==> flow/design.v <==
module badicecream(input         Clk,                 
                             Reset,               
                             frame_clk,           
                input [10:0]   DrawX, DrawY ,    
				input [15:0]   keycode,				  
               	output logic is_BI	,			 
				output logic [10:0] BI_X, BI_Y,
				input logic up_wall, down_wall , left_wall, right_wall,
				output logic [10:0] BI_X_Pos, BI_Y_Pos,
				output logic [5:0] BI_BlkX_Pos, BI_BlkY_Pos
              );
	enum logic[2:0] { 
					 right=3'b000, 
					 left=3'b001,
					 up=3'b010,
					 down=3'b011,
					 Halted=3'b100} Dir, Dir_in, Dir_delayed, Dir_delayed_in;
    parameter [10:0] BI_X_Corner = 11'd64;   
    parameter [10:0] BI_Y_Corner = 11'd95;   
    parameter [5:0] BI_Blk_X_Corner = 6'd1;   
    parameter [5:0] BI_Blk_Y_Corner = 6'd1;   
    parameter [10:0] BI_X_Step = 10'd1;       
    parameter [10:0] BI_Y_Step = 10'd1;       
    parameter  BI_sizeX = 6'd32;         
	parameter  BI_sizeY = 6'd48;
	logic [5:0] frame_counter, per_frame_counter;   
	logic [5:0] frame_counter_in, per_frame_counter_in;
	logic [5:0] pace_counter, pace_counter_in;
    logic [10:0] BI_X_Motion, BI_Y_Motion;
    logic [10:0] BI_X_Pos_in, BI_X_Motion_in, BI_Y_Pos_in, BI_Y_Motion_in;
	logic [5:0] BI_BlkX_Pos_in, BI_BlkY_Pos_in;
	logic [2:0] health;
	assign health = 3'd1;    
    logic frame_clk_delayed, frame_clk_rising_edge;
   always_ff @ (posedge Clk) 
	begin
        frame_clk_delayed <= frame_clk;
        frame_clk_rising_edge <= (frame_clk == 1'b1) && (frame_clk_delayed == 1'b0);
		if (Reset)
		begin
			frame_counter <= 6'b0;
			per_frame_counter <= 6'b0;
		end
		else
		begin
			frame_counter <= frame_counter_in;
			per_frame_counter <=  per_frame_counter_in;
		end
    end
	always_comb
	begin
		frame_counter_in = frame_counter;
		per_frame_counter_in = per_frame_counter;
		if (frame_clk_rising_edge)    
		begin
		per_frame_counter_in = per_frame_counter+6'b1;
		if((per_frame_counter) == 6'b000111)  
			begin
				per_frame_counter_in=6'b0;
				frame_counter_in = frame_counter+6'b1;
				if((frame_counter ) == 6'b100)  
				begin
					frame_counter_in=6'b0;
				end
			end
		end
	end
    always_ff @ (posedge Clk)
    begin
        if (Reset)
        begin
            BI_X_Pos <= BI_X_Corner;
            BI_Y_Pos <= BI_Y_Corner;
			BI_BlkX_Pos <= BI_Blk_X_Corner;
			BI_BlkY_Pos <= BI_Blk_Y_Corner;
            BI_X_Motion <= 10'd0;
            BI_Y_Motion <= 10'd0;
			pace_counter <= 6'd0;
				Dir <= Halted;
				Dir_delayed <= down;
        end
        else
        begin
			pace_counter <= pace_counter_in;
            BI_X_Pos <= BI_X_Pos_in;
            BI_Y_Pos <= BI_Y_Pos_in;
            BI_X_Motion <= BI_X_Motion_in;
            BI_Y_Motion <= BI_Y_Motion_in;
			BI_BlkX_Pos <= BI_BlkX_Pos_in;
			BI_BlkY_Pos <= BI_BlkY_Pos_in;
			Dir <= Dir_in;
			Dir_delayed <= Dir_delayed_in;
        end
    end
    always_comb
    begin
		pace_counter_in = pace_counter;
        BI_X_Pos_in = BI_X_Pos;
        BI_Y_Pos_in = BI_Y_Pos;
		BI_X_Motion_in = BI_X_Motion;
		BI_Y_Motion_in = BI_Y_Motion;
        BI_BlkX_Pos_in = BI_BlkX_Pos;    
        BI_BlkY_Pos_in = BI_BlkY_Pos;
		Dir_in = Dir;
		Dir_delayed_in = Dir_delayed;
		if(health != 0)
		begin
			if (frame_clk_rising_edge)
			begin
            	BI_X_Pos_in = BI_X_Pos + BI_X_Motion_in;
            	BI_Y_Pos_in = BI_Y_Pos + BI_Y_Motion_in;
				if (Dir == Halted)  
				begin
					if ((keycode[7:0] == 8'd26) || ((keycode[15:8] == 8'd26 )))  
					begin
						Dir_delayed_in = up;
						if(up_wall)
						begin
							BI_Y_Motion_in = 0;
							BI_X_Motion_in = 0;
							Dir_in = Halted;
						end
						else
						begin
							BI_Y_Motion_in = -BI_Y_Step;
							BI_X_Motion_in = 0;
							Dir_in = up;	
						end
					end
					else if (((keycode[7:0] == 8'd4) || keycode[15:8] == 8'd4 ))  
						begin
							Dir_delayed_in = left;
							if (left_wall)			
							begin
								BI_X_Motion_in = 0;
								BI_Y_Motion_in = 0;
								Dir_in = Halted;
							end
							else
							begin
								BI_Y_Motion_in = 0;
								BI_X_Motion_in = -BI_X_Step;
								Dir_in = left;
							end
						end
					else if((keycode[7:0] == 8'd22) || ((keycode[15:8] == 8'd22 )))  
						begin
							Dir_delayed_in = down;
							if (down_wall) 
							begin
								BI_Y_Motion_in = 0;
								BI_X_Motion_in = 0;
							Dir_in = Halted;
							end
							else
							begin
								BI_Y_Motion_in = BI_Y_Step;
								BI_X_Motion_in = 0;
								Dir_in = down;
							end
						end
					else if (((keycode[7:0]) == 8'd7) || ((keycode[15:8]) == 8'd7))  
						begin
							Dir_delayed_in = right;
							if(right_wall) 
							begin
								BI_X_Motion_in = 0;
								BI_Y_Motion_in = 0;
								Dir_in = Halted;
							end
							else
							begin
								BI_Y_Motion_in = 0;
								BI_X_Motion_in = BI_X_Step;
								Dir_in = right;	
							end
						end
					else
						begin              
						end
				end
				else  
				begin
					pace_counter_in = pace_counter + 6'd1;
					if(pace_counter == 6'd31)
					begin
						pace_counter_in = 6'd0;
						case(Dir)
							left:
							begin
								BI_BlkX_Pos_in = BI_BlkX_Pos -1;
							end
							right:
							begin
								BI_BlkX_Pos_in = BI_BlkX_Pos +1;
							end
							up:
							begin
								BI_BlkY_Pos_in = BI_BlkY_Pos -1;
							end
							down:
							begin
								BI_BlkY_Pos_in = BI_BlkY_Pos +1;
							end
							default:
							begin
								BI_BlkY_Pos_in = 0;  
							end
						endcase
						Dir_in = Halted;
						BI_Y_Motion_in = 0;
						BI_X_Motion_in = 0;						
					end
				end
			end
        end
    end
    int DistX, DistY, Size;
    assign DistX = DrawX - BI_X_Pos;
    assign DistY = DrawY - BI_Y_Pos;
    always_comb begin
		   if (DistX < BI_sizeX && DistX >= 0 && DistY<=0 && -DistY < BI_sizeY)
		  begin
        is_BI = 1'b1;
				BI_X = DrawX - BI_X_Pos+({5'b0, frame_counter}*32);
				BI_Y = DrawY - BI_Y_Pos+BI_sizeY-1+ Dir_delayed_in*48;
		  end
        else
		  begin
        is_BI = 1'b0;
				BI_X = 0;
				BI_Y = 0;
        end
    end
endmodule
Reports on badicecream
Module badicecream before and after one edit of its RTL, step after step.
Lines under "orig" count in the file above, lines under "edited" in the edited file.
"change" is "edited" less "orig", of the values as shown.
Operators: Yosys type, input widths -> output width; for muxes data width and select width s.
Cell names lack the library's common part.
{"block": "inputs", "design": "badicecream", "clock": "Clk", "cell_library": "sky130hd", "lib_corner": "tt_025C_1v80"}

Edit of the RTL
Unified diff, file above to edited file.
A script made this edit. It changes what the design does and was not meant as an optimisation.
begin of diff
@@ -220,5 +220,5 @@
     assign DistY = DrawY - BI_Y_Pos;
     always_comb begin
-		   if (DistX < BI_sizeX && DistX >= 0 && DistY<=0 && -DistY < BI_sizeY)
+		   if ((DistX != BI_sizeX) && DistX >= 0 && DistY<=0 && -DistY < BI_sizeY)
 		  begin
         is_BI = 1'b1;
end of diff

Elaborated design
Counts by Yosys on the flattened word-level netlist (proc, flatten, opt, wreduce; memories kept). Register bits leave out memories and registers merged into their read ports (data or address). Print and check cells are left out.
{"block": "bits", "element": "ff_bits", "orig": 82, "edited": 82, "change": 0}
{"block": "bits", "element": "latch_bits", "orig": 0, "edited": 0, "change": 0}
{"block": "bits", "element": "ram_bits", "orig": 0, "edited": 0, "change": 0}
{"block": "bits", "element": "mem_bits_ro", "orig": 0, "edited": 0, "change": 0}
{"block": "bits", "element": "clocked_rd_ports_x_width", "orig": 0, "edited": 0, "change": 0}
{"block": "bits", "element": "mem_count", "orig": 0, "edited": 0, "change": 0}
{"block": "bits", "element": "wordCells", "orig": 109, "edited": 109, "change": 0}
{"block": "classes", "element": "add_sub_neg", "orig": 16, "edited": 16, "change": 0}
{"block": "classes", "element": "n_mul", "orig": 1, "edited": 1, "change": 0}
{"block": "classes", "element": "div", "orig": 0, "edited": 0, "change": 0}
{"block": "classes", "element": "compare", "orig": 4, "edited": 3, "change": -1}
{"block": "classes", "element": "equal", "orig": 16, "edited": 17, "change": 1}
{"block": "classes", "element": "n_shift", "orig": 0, "edited": 0, "change": 0}
{"block": "classes", "element": "mux", "orig": 39, "edited": 39, "change": 0}
{"block": "classes", "element": "logic", "orig": 3, "edited": 3, "change": 0}
{"block": "classes", "element": "n_reduce_logical", "orig": 17, "edited": 17, "change": 0}
{"block": "op_table", "op": "$lt 32x6->1 const B", "orig": 2, "edited": 1, "change": -1}
{"block": "op_table", "op": "$ne 32x6->1 const B", "orig": 0, "edited": 1, "change": 1}
{"block": "op_table", "op": "$mux 3", "orig": 16, "edited": 16, "change": 0}
{"block": "op_table", "op": "$mux 11", "orig": 15, "edited": 15, "change": 0}
{"block": "op_table", "op": "$add 6x1->6 const B", "orig": 5, "edited": 5, "change": 0}
{"block": "op_table", "op": "$eq 8x3->1 const B", "orig": 4, "edited": 4, "change": 0}
{"block": "op_table", "op": "$eq 8x5->1 const B", "orig": 4, "edited": 4, "change": 0}
{"block": "op_table", "op": "$logic_and 1x1->1", "orig": 4, "edited": 4, "change": 0}
{"block": "op_table", "op": "$logic_or 1x1->1", "orig": 4, "edited": 4, "change": 0}
{"block": "op_table", "op": "$add 11x11->11", "orig": 3, "edited": 3, "change": 0}
{"block": "op_table", "op": "$mux 1", "orig": 3, "edited": 3, "change": 0}
{"block": "op_table", "op": "$mux 6", "orig": 3, "edited": 3, "change": 0}
{"block": "op_table", "op": "$not 1->1", "orig": 3, "edited": 3, "change": 0}
{"block": "op_table", "op": "$eq 3x2->1 const B", "orig": 2, "edited": 2, "change": 0}
{"block": "op_table", "op": "$eq 6x3->1 const B", "orig": 2, "edited": 2, "change": 0}
{"block": "op_table", "op": "$reduce_and 2->1", "orig": 2, "edited": 2, "change": 0}
{"block": "op_table", "op": "$reduce_and 4->1", "orig": 2, "edited": 2, "change": 0}
{"block": "op_table", "op": "$reduce_bool 2->1", "orig": 2, "edited": 2, "change": 0}
{"block": "op_table", "op": "$sub 11x11->12", "orig": 2, "edited": 2, "change": 0}
{"block": "op_table", "op": "$sub 6x1->6 const B", "orig": 2, "edited": 2, "change": 0}
{"block": "op_table", "op": "$add 11x6->11 const B", "orig": 1, "edited": 1, "change": 0}
{"block": "op_table", "op": "$add 11x9->11", "orig": 1, "edited": 1, "change": 0}
{"block": "op_table", "op": "$eq 3x1->1 const B", "orig": 1, "edited": 1, "change": 0}
{"block": "op_table", "op": "$eq 3x3->1 const B", "orig": 1, "edited": 1, "change": 0}
{"block": "op_table", "op": "$eq 6x5->1 const B", "orig": 1, "edited": 1, "change": 0}
{"block": "op_table", "op": "$ge 12x1->1 const B", "orig": 1, "edited": 1, "change": 0}
{"block": "op_table", "op": "$le 12x1->1 const B", "orig": 1, "edited": 1, "change": 0}
{"block": "op_table", "op": "$logic_not 3->1", "orig": 1, "edited": 1, "change": 0}
Not every row of either side is listed.

Logic depth
Longest topological path by Yosys (ltp), each cell counted once; first at word level (registers and memories cut), then after technology mapping (sequential cells cut; the memories' decode and read muxes count).
{"block": "depth", "element": "ltp_word", "orig": 11, "edited": 11, "change": 0}
{"block": "depth", "element": "ABC_AREA", "orig": "0", "edited": "0"}
{"block": "depth", "element": "depth_mapped", "orig": 21, "edited": 20, "change": -1}

Synthesis result
Yosys stat after the flow's synthesis: flattened, memories mapped to cells. It holds for the ABC_AREA given above (unset counts as 0); a run with the other value may have another netlist.
{"block": "mapped", "element": "cells", "orig": 730, "edited": 775, "change": 45}
{"block": "mapped", "element": "area_um2", "orig": 6000.8, "edited": 6165.9, "change": 165.1}
{"block": "mapped", "element": "seq_area_um2", "orig": 1361.3, "edited": 1361.3, "change": 0.0}
{"block": "mapped", "element": "ffs", "orig": 68, "edited": 68, "change": 0}
{"block": "types", "cell": "nor2_2", "orig": 19, "edited": 0, "change": -19}
{"block": "types", "cell": "a21oi_1", "orig": 40, "edited": 57, "change": 17}
{"block": "types", "cell": "inv_1", "orig": 60, "edited": 74, "change": 14}
{"block": "types", "cell": "nand2_1", "orig": 43, "edited": 57, "change": 14}
{"block": "types", "cell": "a21o_1", "orig": 18, "edited": 8, "change": -10}
{"block": "types", "cell": "nor3_2", "orig": 1, "edited": 10, "change": 9}
{"block": "types", "cell": "or2_2", "orig": 2, "edited": 10, "change": 8}
{"block": "types", "cell": "o21ai_0", "orig": 20, "edited": 27, "change": 7}
{"block": "types", "cell": "nand3_1", "orig": 7, "edited": 14, "change": 7}
{"block": "types", "cell": "nor2_1", "orig": 87, "edited": 81, "change": -6}
{"block": "types", "cell": "xnor2_1", "orig": 42, "edited": 36, "change": -6}
{"block": "types", "cell": "mux2i_1", "orig": 20, "edited": 15, "change": -5}
{"block": "types", "cell": "a31oi_1", "orig": 0, "edited": 5, "change": 5}
{"block": "types", "cell": "o22ai_1", "orig": 0, "edited": 5, "change": 5}
{"block": "types", "cell": "nand2b_1", "orig": 15, "edited": 11, "change": -4}
{"block": "types", "cell": "o211ai_1", "orig": 7, "edited": 3, "change": -4}
{"block": "types", "cell": "or4_1", "orig": 5, "edited": 9, "change": 4}
{"block": "types", "cell": "nand4b_1", "orig": 4, "edited": 0, "change": -4}
Not every row of either side is listed.

Path before layout
Source: OpenSTA report_checks on the synthesized netlist (no wires, ideal clock, input and output delay 20% of the period each), path of least setup slack; recovery checks are left aside. Register names are those of the netlist, which keeps one name where synthesis merged equal registers.
{"block": "synth_timing", "element": "path_type", "orig": "input port to output port", "edited": "input port to output port"}
{"block": "synth_timing", "element": "startpoint", "orig": "in DrawY[1]", "edited": "in DrawY[0]"}
{"block": "synth_timing", "element": "endpoint", "orig": "out BI_Y[3]", "edited": "out BI_X[0]"}
{"block": "synth_timing", "element": "clock_period_ns", "orig": 8.0, "edited": 8.0, "change": 0.0}
{"block": "synth_timing", "element": "input_delay_ns", "orig": 1.600, "edited": 1.600, "change": 0.000}
{"block": "synth_timing", "element": "t_first_pin_ns", "orig": 1.600, "edited": 1.600, "change": 0.000}
{"block": "synth_timing", "element": "arrival_time_ns", "orig": 5.692, "edited": 5.378, "change": -0.314}
{"block": "synth_timing", "element": "setup_slack_ns", "orig": 0.708, "edited": 1.022, "change": 0.314}
{"block": "synth_timing", "element": "delay_ns", "orig": 4.092, "edited": 3.778, "change": -0.314}
{"block": "synth_timing", "element": "path_stages", "orig": 15, "edited": 20, "change": 5}
{"block": "synth_timing", "element": "n_path_buf", "orig": 0, "edited": 1, "change": 1}
{"block": "synth_timing", "element": "synth_period_reached_ns", "orig": 7.292, "edited": 6.978, "change": -0.314}
"delay_ns" is the arrival time less input delay plus setup time.
A path that ends at an output port has no setup time.
"path_stages": output pins that drive a net of the path, with the launching flip-flop's if there is one; two outputs of one cell count as two.
"synth_period_reached_ns" is the clock period less the worst setup slack; recovery checks do not enter. This is arithmetic on one report: input and output delays are still those of the set period (20% each).
The rows between start and end are the longest chain of elaborated cells between them; the timing report does not say that the signal goes this way. Where chains are equally long, one stands for them.
Each line given opens the expression or statement behind the cell; cells for indexed reads and writes are added by Yosys, which also makes memories of some case tables.
{"block": "synth_via_orig", "path_cell_list": "ha_1 > nor2b_1 > o2111a_2 > nor3_4 > o21ai_0 > xor2_1 > or4_1 > or4_1 > ha_1 > or4b_2 > nor4_1 > nand4b_1 > a221oi_2 > o2111ai_4 > nor3_1", "elab_chain_len": 5, "cells_between": 10, "classes_between": "5 x add/sub; 2 x compare; 1 x mux; 2 x reduce/logical"}
{"block": "synth_lines_orig", "element": "start, declared", "line_no": 4, "source": "input [10:0]   DrawX, DrawY ,"}
{"block": "synth_lines_orig", "element": "$sub 11x11->12", "line_no": 226, "source": "BI_Y = DrawY - BI_Y_Pos+BI_sizeY-1+ Dir_delayed_in*48;"}
{"block": "synth_lines_orig", "element": "$add 11x6->11", "line_no": 226}
{"block": "synth_lines_orig", "element": "$sub 11x1->11", "line_no": 226}
{"block": "synth_lines_orig", "element": "$add 11x9->11", "line_no": 226}
{"block": "synth_lines_orig", "element": "$mux 11", "line_no": 222, "source": "if (DistX < BI_sizeX && DistX >= 0 && DistY<=0 && -DistY < BI_sizeY)"}
{"block": "synth_lines_orig", "element": "end, declared", "line_no": 7, "source": "output logic [10:0] BI_X, BI_Y,"}
{"block": "synth_via_edited", "path_cell_list": "inv_1 > ha_1 > fa_1 > nor2b_1 > o311a_1 > o22ai_1 > o21ai_0 > a21oi_1 > xnor2_1 > nor4_1 > nand3_1 > ha_1 > nor2_1 > nand3_1 > nor4b_1 > o311a_1 > o41ai_1 > a2111o_1 > buf_2 > nor3_1", "elab_chain_len": 5, "cells_between": 7, "classes_between": "2 x add/sub; 2 x compare; 1 x mux; 2 x reduce/logical"}
{"block": "synth_lines_edited", "element": "start, declared", "line_no": 4, "source": "input [10:0]   DrawX, DrawY ,"}
{"block": "synth_lines_edited", "element": "$sub 11x11->12", "line_no": 220, "source": "assign DistY = DrawY - BI_Y_Pos;"}
{"block": "synth_lines_edited", "element": "$neg 32->32", "line_no": 222, "source": "if ((DistX != BI_sizeX) && DistX >= 0 && DistY<=0 && -DistY < BI_sizeY)"}
{"block": "synth_lines_edited", "element": "$lt 32x6->1", "line_no": 222}
{"block": "synth_lines_edited", "element": "$logic_and 1x1->1", "line_no": 222}
{"block": "synth_lines_edited", "element": "$mux 11", "line_no": 222}
{"block": "synth_lines_edited", "element": "end, declared", "line_no": 7, "source": "output logic [10:0] BI_X, BI_Y,"}

Path in the finished layout
From the final timing report of each run of pair A: the path of least setup slack in the routed layout; clock arrival at registers is part of the times.
{"block": "layout_timing", "element": "path_type", "orig": "input port to output port", "edited": "input port to output port"}
{"block": "layout_timing", "element": "startpoint", "orig": "in DrawY[4]", "edited": "in DrawY[2]"}
{"block": "layout_timing", "element": "endpoint", "orig": "out BI_Y[6]", "edited": "out BI_Y[3]"}
{"block": "layout_timing", "element": "clock_period_ns", "orig": 7.72, "edited": 7.72, "change": 0.00}
{"block": "layout_timing", "element": "input_delay_ns", "orig": 1.54, "edited": 1.54, "change": 0.00}
{"block": "layout_timing", "element": "t_first_pin_ns", "orig": 1.54, "edited": 1.54, "change": 0.00}
{"block": "layout_timing", "element": "arrival_time_ns", "orig": 5.83, "edited": 5.80, "change": -0.03}
{"block": "layout_timing", "element": "setup_slack_ns", "orig": 0.34, "edited": 0.37, "change": 0.03}
{"block": "layout_timing", "element": "path_stages", "orig": 17, "edited": 20, "change": 3}
{"block": "layout_timing", "element": "n_path_buf", "orig": 4, "edited": 5, "change": 1}
The rows between start and end are the longest chain of elaborated cells between them; the timing report does not say that the signal goes this way. Where chains are equally long, one stands for them.
{"block": "layout_via_orig", "path_cell_list": "clkdlybuf4s15_1 > ha_4 > or4_1 > o22a_1 > xor2_2 > or4_4 > or4_4 > ha_4 > or4b_4 > nor4_4 > nand4b_1 > a221oi_2 > o2111ai_4 > buf_12 > buf_12 > nor2_2 > buf_2", "elab_chain_len": 5, "cells_between": 10, "classes_between": "5 x add/sub; 2 x compare; 1 x mux; 2 x reduce/logical"}
{"block": "layout_lines_orig", "element": "start, declared", "line_no": 4, "source": "input [10:0]   DrawX, DrawY ,"}
{"block": "layout_lines_orig", "element": "$sub 11x11->12", "line_no": 226, "source": "BI_Y = DrawY - BI_Y_Pos+BI_sizeY-1+ Dir_delayed_in*48;"}
{"block": "layout_lines_orig", "element": "$add 11x6->11", "line_no": 226}
{"block": "layout_lines_orig", "element": "$sub 11x1->11", "line_no": 226}
{"block": "layout_lines_orig", "element": "$add 11x9->11", "line_no": 226}
{"block": "layout_lines_orig", "element": "$mux 11", "line_no": 222, "source": "if (DistX < BI_sizeX && DistX >= 0 && DistY<=0 && -DistY < BI_sizeY)"}
{"block": "layout_lines_orig", "element": "end, declared", "line_no": 7, "source": "output logic [10:0] BI_X, BI_Y,"}
{"block": "layout_via_edited", "path_cell_list": "clkdlybuf4s50_1 > ha_1 > buf_4 > o21a_1 > o21ai_2 > a211oi_2 > nand3_1 > o2bb2ai_2 > nor4_2 > buf_4 > nand2_1 > ha_1 > nand3_1 > nor4b_2 > o311a_1 > o41ai_2 > a2111o_1 > buf_4 > nor4_1 > buf_2", "elab_chain_len": 5, "cells_between": 10, "classes_between": "5 x add/sub; 2 x compare; 1 x mux; 2 x reduce/logical"}
{"block": "layout_lines_edited", "element": "start, declared", "line_no": 4, "source": "input [10:0]   DrawX, DrawY ,"}
{"block": "layout_lines_edited", "element": "$sub 11x11->12", "line_no": 226, "source": "BI_Y = DrawY - BI_Y_Pos+BI_sizeY-1+ Dir_delayed_in*48;"}
{"block": "layout_lines_edited", "element": "$add 11x6->11", "line_no": 226}
{"block": "layout_lines_edited", "element": "$sub 11x1->11", "line_no": 226}
{"block": "layout_lines_edited", "element": "$add 11x9->11", "line_no": 226}
{"block": "layout_lines_edited", "element": "$mux 11", "line_no": 222, "source": "if ((DistX != BI_sizeX) && DistX >= 0 && DistY<=0 && -DistY < BI_sizeY)"}
{"block": "layout_lines_edited", "element": "end, declared", "line_no": 7, "source": "output logic [10:0] BI_X, BI_Y,"}

Measured runs
Both versions went through the flow (Yosys, OpenROAD) with the same settings in each pair. Constraints: input delay and output delay 20% of the set period each, output load 0.01 pF.
{"block": "settings_pair_A", "CORE_UTILIZATION": 40, "SETUP_SLACK_MARGIN": 0.2, "period_ns": 7.72, "CAP_MARGIN": 20, "CORE_MARGIN": 2, "SLEW_MARGIN": 20}
{"block": "measured_pair_A", "element": "post_synth_area_um2", "orig": 6000.8, "edited": 6165.9, "change": 165.1}
{"block": "measured_pair_A", "element": "dieArea_um2", "orig": 15997.2, "edited": 16423.7, "change": 426.5}
{"block": "measured_pair_A", "element": "final_cell_area_um2", "orig": 8007.7, "edited": 8081.5, "change": 73.8}
{"block": "measured_pair_A", "element": "fin_util_pct", "orig": 54.9, "edited": 53.4, "change": -1.5}
{"block": "measured_pair_A", "element": "final_setup_ws_ns", "orig": 0.341, "edited": 0.374, "change": 0.033}
{"block": "measured_pair_A", "element": "final_setup_tns_ns", "orig": 0.000, "edited": 0.000, "change": 0.000}
{"block": "measured_pair_A", "element": "hold_ws_ns", "orig": 0.379, "edited": 0.381, "change": 0.002}
{"block": "measured_pair_A", "element": "fin_power_mw", "orig": 1.043, "edited": 1.077, "change": 0.034}
{"block": "measured_pair_A", "element": "timing.achieved_period_ns", "orig": 7.379, "edited": 7.346, "change": -0.033}
{"block": "settings_pair_B", "ABC_AREA": 0, "CELL_PAD_IN_SITES_GLOBAL_PLACEMENT": 1, "CORE_UTILIZATION": 19, "GPL_ROUTABILITY_DRIVEN": 1, "MAX_ROUTING_LAYER": "met5", "PLACE_DENSITY_LB_ADDON": 0.1, "SETUP_SLACK_MARGIN": 2.38, "SLEW_MARGIN": 25, "period_ns": 8.33, "CAP_MARGIN": 20, "CORE_MARGIN": 2}
{"block": "measured_pair_B", "element": "post_synth_area_um2", "orig": 6000.8, "edited": 6165.9, "change": 165.1}
{"block": "measured_pair_B", "element": "dieArea_um2", "orig": 33020.3, "edited": 33909.4, "change": 889.1}
{"block": "measured_pair_B", "element": "final_cell_area_um2", "orig": 8535.7, "edited": 8869.8, "change": 334.1}
{"block": "measured_pair_B", "element": "fin_util_pct", "orig": 27.3, "edited": 28.0, "change": 0.7}
{"block": "measured_pair_B", "element": "final_setup_ws_ns", "orig": 0.593, "edited": 1.171, "change": 0.578}
{"block": "measured_pair_B", "element": "final_setup_tns_ns", "orig": 0.000, "edited": 0.000, "change": 0.000}
{"block": "measured_pair_B", "element": "hold_ws_ns", "orig": 0.379, "edited": 0.381, "change": 0.002}
{"block": "measured_pair_B", "element": "fin_power_mw", "orig": 0.9964, "edited": 1.109, "change": 0.1126}
{"block": "measured_pair_B", "element": "timing.achieved_period_ns", "orig": 7.737, "edited": 7.159, "change": -0.578}
"timing.achieved_period_ns" = clock period - worst setup slack. The figure is calculated, with input and output delays left at 20% of the set period.
"fin_power_mw" rests on the timing tool's default activity at the inputs, not on a simulated workload.
